==> flow/design.v <==
module sig_altmult_add
(
	input signed [15:0] dataa, datab, datac, datad,
	input 		clock, aclr,
	output reg 	[32:0] result
);
	reg signed	[15:0] dataa_reg, datab_reg, datac_reg, datad_reg;
	reg signed	[31:0] mult0_result, mult1_result;
	always @ (posedge clock or posedge aclr) begin
    	if (aclr) begin
			dataa_reg <= {16{1'b0}};
			datab_reg <= {16{1'b0}};
			datac_reg <= {16{1'b0}};
			datad_reg <= {16{1'b0}};
			mult0_result <= {32{1'b0}};
			mult1_result <= {32{1'b0}};
			result <= {33{1'b0}};
		end
		else begin
			dataa_reg <= dataa;
			datab_reg <= datab;
			datac_reg <= datac;
			datad_reg <= datad;
			mult0_result <= dataa_reg * datab_reg;
			mult1_result <= datac_reg * datad_reg;
			result <= mult0_result + mult1_result;
		end
	end
endmodule
---- Tool chain data of sig_altmult_add ----
The steps from the RTL of sig_altmult_add to its reports follow in flow order.
Lines are those of the file above, counted from 1.
Operators carry their Yosys type and port widths (W data, S select, Z words).
Library cell names are shortened.
Not given: -
design
  top ..................................... sig_altmult_add
  clock port .............................. clock
  library ................................. sky130hd
  corner .................................. tt_025C_1v80

---- Word-level counts ----
Yosys after proc, flatten, opt, wreduce and memory -nomap, before mapping. Enables and synchronous resets that opt folds into registers are not counted as muxes. Memory bits, and registers merged into a memory's read port (data or address), are not among the register bits. Print and check cells are not counted. Equal cells are merged and count once.
storage and ports
  register bits after elaboration ......... 161
  bits in latches ......................... 0
  memory bits (writable) .................. 0
  memory bits (read-only) ................. 0
  word width x clocked read ports ......... 0
  memories kept ........................... 0
  input port bits ......................... 66
operators by class
  $add $sub $neg .......................... 1
  multiply operators ...................... 2
  divide/modulo/power cells ............... 0
  magnitude comparators ................... 0
  equal/unequal tests ..................... 0
  shift operators ......................... 0
  muxes and demuxes ....................... 0
  bitwise gates (word level) .............. 0
  reduce/logical cells .................... 0
operators by type and width
  cell              number
  $mul A16 B16 Y32  2
  $add A32 B32 Y33  1

---- Depth ----
Depth = most cells in a row (Yosys ltp): at word level without a register or memory, in the mapped netlist without a sequential cell, where the memories' decode and read muxes count.
depth
  depth in word-level cells ............... 1
  ABC_AREA ................................ 0
  mapped depth ............................ 24

---- Mapped cells and area ----
Source: synth_stat.txt of the flow (Yosys; design flattened, memories mapped). It holds for the ABC_AREA given above (unset counts as 0); a run with the other value may have another netlist.
cell types
  cell type  number  area in all (µm²)
  fa_1       525     1.05E+04
  dfrtp_1    161     4.03E+03
  ha_1       196     2.45E+03
  inv_1      617     2.32E+03
  and2_1     246     1.54E+03
  nand2_1    275     1032.24
  xnor2_1    66      578.054
  a21oi_1    59      295.283
  nor2_1     75      281.52
  a21o_1     37      277.766
  clkbuf_1   69      258.998
  xor2_1     23      201.443
  o21ai_0    31      155.149
  o21a_1     15      112.608
  nand2b_1   17      106.352
  nor3_1     20      100.096
  nand3_1    17      85.082
  a31oi_1    13      81.328
Other cell types: 53; their cells: 134.
mapped netlist
  cells in the netlist .................... 2596
  cell area after synthesis ............... 0.0255257 mm²
  area of sequential cells ................ 0.0040289 mm²
  mapped flip-flops ....................... 161

---- Worst setup path after synthesis ----
OpenSTA on the mapped netlist: ideal clock, no wires. The path of least setup slack (recovery checks aside). Input and output delay are each 20% of the period. Register names are those of the netlist, which keeps one name where synthesis merged equal registers.
timing path after synthesis
  path type ............................... register to register
  from .................................... register datac_reg[15]
  to ...................................... register mult1_result[31]
  period .................................. 7.0 ns
  setup time .............................. 0.080 ns
  data arrival time ....................... 6.199 ns
  data required time ...................... 6.920 ns
  setup slack ............................. 0.721 ns
  delay of the path ....................... 6.279 ns
  stages on the path ...................... 22
  path buffers ............................ 2
  synthesis period reached ................ 6.279 ns
"delay of the path" = arrival - input delay + setup time.
"stages on the path" counts driving pins, that of a launching flip-flop among them; a cell with two outputs on the path counts twice.
"synthesis period reached" is the clock period less the worst setup slack; recovery checks do not enter. This is arithmetic on one report: input and output delays are still those of the set period (20% each).
The rows between start and end are the longest chain of elaborated cells between them; the timing report does not say that the signal goes this way. Where chains are equally long, one stands for them.
Each line given opens the expression or statement behind the cell; cells for indexed reads and writes are added by Yosys, which also makes memories of some case tables.
on the way, after synthesis
  path through ............................ dfrtp_1 -> clkbuf_1 -> nand2_1 -> inv_1 -> fa_1 -> fa_1 -> fa_1 -> fa_1 -> fa_1 -> inv_1 -> fa_1 -> inv_1 -> ha_1 -> clkbuf_1 -> o21a_1 -> o21ai_0 -> o221a_2 -> a21boi_0 -> a2111oi_2 -> o31ai_1 -> a21oi_1 -> xnor2_1
  length of the longest elaborated chain .. 1
  elaborated cells between the ends (all ways) .. 1
  classes of those cells .................. mul: 1
ends and longest elaborated chain, after synthesis
  item              line  text
  start, declared   7     reg signed [15:0] dataa_reg, datab_reg, datac_reg, datad_reg;
  start, assigned   13    datac_reg <= {16{1'b0}};
  start, assigned   22    datac_reg <= datac;
  $mul A16 B16 Y32  25    mult1_result <= datac_reg * datad_reg;
  end, assigned     16    mult1_result <= {32{1'b0}};
  end, assigned     25
  end, declared     8     reg signed [31:0] mult0_result, mult1_result;

---- Worst path after layout ----
Path of least setup slack in the final report of record 1 (OpenROAD, finished layout, wires in). Where an end is a register, its clock arrival counts in the times.
timing path after layout
  path type ............................... register to register
  from .................................... register datab_reg[7]
  to ...................................... register mult0_result[28]
  period .................................. 11.5 ns
  setup time .............................. 0.14 ns
  data arrival time ....................... 7.71 ns
  data required time ...................... 11.84 ns
  setup slack ............................. 4.13 ns
  stages on the path ...................... 21
  path buffers ............................ 1
The rows between start and end are the longest chain of elaborated cells between them; the timing report does not say that the signal goes this way. Where chains are equally long, one stands for them.
on the way, after layout
  path through ............................ dfrtp_1 -> clkbuf_1 -> nand2_1 -> fa_1 -> inv_1 -> fa_1 -> inv_1 -> fa_1 -> inv_1 -> fa_1 -> fa_1 -> inv_1 -> fa_1 -> inv_1 -> ha_1 -> a2111o_1 -> a2111oi_2 -> o21bai_1 -> a221oi_1 -> o41ai_1 -> xor2_1
  length of the longest elaborated chain .. 1
  elaborated cells between the ends (all ways) .. 1
  classes of those cells .................. mul: 1
ends and longest elaborated chain, after layout
  item              line  text
  start, declared   7     reg signed [15:0] dataa_reg, datab_reg, datac_reg, datad_reg;
  start, assigned   12    datab_reg <= {16{1'b0}};
  start, assigned   21    datab_reg <= datab;
  $mul A16 B16 Y32  24    mult0_result <= dataa_reg * datab_reg;
  end, assigned     15    mult0_result <= {32{1'b0}};
  end, assigned     24
  end, declared     8     reg signed [31:0] mult0_result, mult1_result;

## Implementation results

Stored flow runs of sig_altmult_add (3 of them; Yosys, OpenROAD, sky130hd). They differ in their settings and are not a sequence. Constraints: input delay and output delay 20% of the set period each, output load 0.01 pF.
By "period reached" is meant the clock period of the run minus its worst setup slack. This is arithmetic on one report: input and output delays are still those of the set period (20% each).
By "time used up by the worst setup path" is meant the share of the clock period that the worst setup path is allowed (20% is reserved at inputs, 20% at outputs), minus its slack. Clock arrival times at its registers enter into it.

======== record 1 ========
==> flow/run.sh <==
#!/bin/bash
# the make line also repeats the synthesis and layout settings of config.mk as NAME=value (left out here)
make -C /OpenROAD-flow-scripts/flow DESIGN_CONFIG=/design/flow/config.mk WORK_HOME=/design/flow/orfs CLKGATE_MAP_FILE= finish
==> flow/config.mk <==
export PLATFORM = sky130hd
export DESIGN_NAME = sig_altmult_add
export DESIGN_NICKNAME = sig_altmult_add
export VERILOG_FILES = /design/flow/design.v
export SDC_FILE = /design/flow/constraint.sdc
export NUM_CORES = 4
export LEC_CHECK = 0
export CAP_MARGIN = 20
export CELL_PAD_IN_SITES_GLOBAL_PLACEMENT = 0
export CORE_ASPECT_RATIO = 0.77
export CORE_MARGIN = 9
export CORE_UTILIZATION = 40
export GPL_TIMING_DRIVEN = 0
export MAX_ROUTING_LAYER = met4
export PLACE_DENSITY_LB_ADDON = 0.2
export SETUP_SLACK_MARGIN = 3.05
export SLEW_MARGIN = 10
==> flow/constraint.sdc <==
create_clock -name core_clock -period 11.5 [get_ports {clock}]
set_input_delay 2.3000 -clock core_clock [delete_from_list [all_inputs] [get_ports {clock}]]
set_output_delay 2.3000 -clock core_clock [all_outputs]
set_load 0.01 [all_outputs]

-------- measured, record 1 --------
  chip area after synthesis (Yosys) ....... 0.0255257 mm²
  die outline area ........................ 0.0733103 mm²
  standard-cell area after layout ......... 0.0281645 mm²
  utilization of the finished layout ...... 45.0%
  smallest setup slack .................... 4.128 ns
  sum of negative setup slack ............. 0.000 ns
  smallest hold slack ..................... 0.492 ns
  period reached .......................... 7.372 ns
  time used up by the worst setup path .... 7.37 ns
  critical path kind ...................... register to register

======== record 2 ========
==> flow/run.sh <==
#!/bin/bash
# the make line also repeats the synthesis and layout settings of config.mk as NAME=value (left out here)
make -C /OpenROAD-flow-scripts/flow DESIGN_CONFIG=/design/flow/config.mk WORK_HOME=/design/flow/orfs CLKGATE_MAP_FILE= finish
==> flow/config.mk <==
export PLATFORM = sky130hd
export DESIGN_NAME = sig_altmult_add
export DESIGN_NICKNAME = sig_altmult_add
export VERILOG_FILES = /design/flow/design.v
export SDC_FILE = /design/flow/constraint.sdc
export NUM_CORES = 4
export LEC_CHECK = 0
export CAP_MARGIN = 20
export CELL_PAD_IN_SITES_GLOBAL_PLACEMENT = 0
export CORE_ASPECT_RATIO = 0.77
export CORE_MARGIN = 6
export CORE_UTILIZATION = 40
export GPL_TIMING_DRIVEN = 1
export HOLD_SLACK_MARGIN = 0.16
export MAX_ROUTING_LAYER = met4
export PLACE_DENSITY_LB_ADDON = 0.2
export SETUP_SLACK_MARGIN = 3.05
export SLEW_MARGIN = 10
==> flow/constraint.sdc <==
create_clock -name core_clock -period 11.5 [get_ports {clock}]
set_input_delay 2.3000 -clock core_clock [delete_from_list [all_inputs] [get_ports {clock}]]
set_output_delay 2.3000 -clock core_clock [all_outputs]
set_load 0.01 [all_outputs]

-------- measured, record 2 --------
  chip area after synthesis (Yosys) ....... 0.0255257 mm²
  die outline area ........................ 0.070073 mm²
  standard-cell area after layout ......... 0.0278455 mm²
  utilization of the finished layout ...... 44.6%
  smallest setup slack .................... 4.675 ns
  sum of negative setup slack ............. 0.000 ns
  smallest hold slack ..................... 0.501 ns
  period reached .......................... 6.825 ns
  time used up by the worst setup path .... 6.82 ns
  critical path kind ...................... register to register

======== record 3 ========
==> flow/run.sh <==
#!/bin/bash
# the make line also repeats the synthesis and layout settings of config.mk as NAME=value (left out here)
make -C /OpenROAD-flow-scripts/flow DESIGN_CONFIG=/design/flow/config.mk WORK_HOME=/design/flow/orfs CLKGATE_MAP_FILE= finish
==> flow/config.mk <==
export PLATFORM = sky130hd
export DESIGN_NAME = sig_altmult_add
export DESIGN_NICKNAME = sig_altmult_add
export VERILOG_FILES = /design/flow/design.v
export SDC_FILE = /design/flow/constraint.sdc
export NUM_CORES = 4
export LEC_CHECK = 0
export ABC_AREA = 1
export CAP_MARGIN = 10
export CELL_PAD_IN_SITES_DETAIL_PLACEMENT = 2
export CELL_PAD_IN_SITES_GLOBAL_PLACEMENT = 3
export CORE_MARGIN = 5
export CORE_UTILIZATION = 47
export CTS_CLUSTER_DIAMETER = 60
export GPL_ROUTABILITY_DRIVEN = 1
export GPL_TIMING_DRIVEN = 0
export HOLD_SLACK_MARGIN = 0.15
export MAX_ROUTING_LAYER = met4
export MIN_ROUTING_LAYER = met1
export PLACE_DENSITY_LB_ADDON = 0.19
export SETUP_SLACK_MARGIN = 0.72
export SLEW_MARGIN = 20
==> flow/constraint.sdc <==
create_clock -name core_clock -period 3.95 [get_ports {clock}]
set_input_delay 0.7900 -clock core_clock [delete_from_list [all_inputs] [get_ports {clock}]]
set_output_delay 0.7900 -clock core_clock [all_outputs]
set_load 0.01 [all_outputs]

-------- record 3 --------
  no results, placement failed with FLW-0024
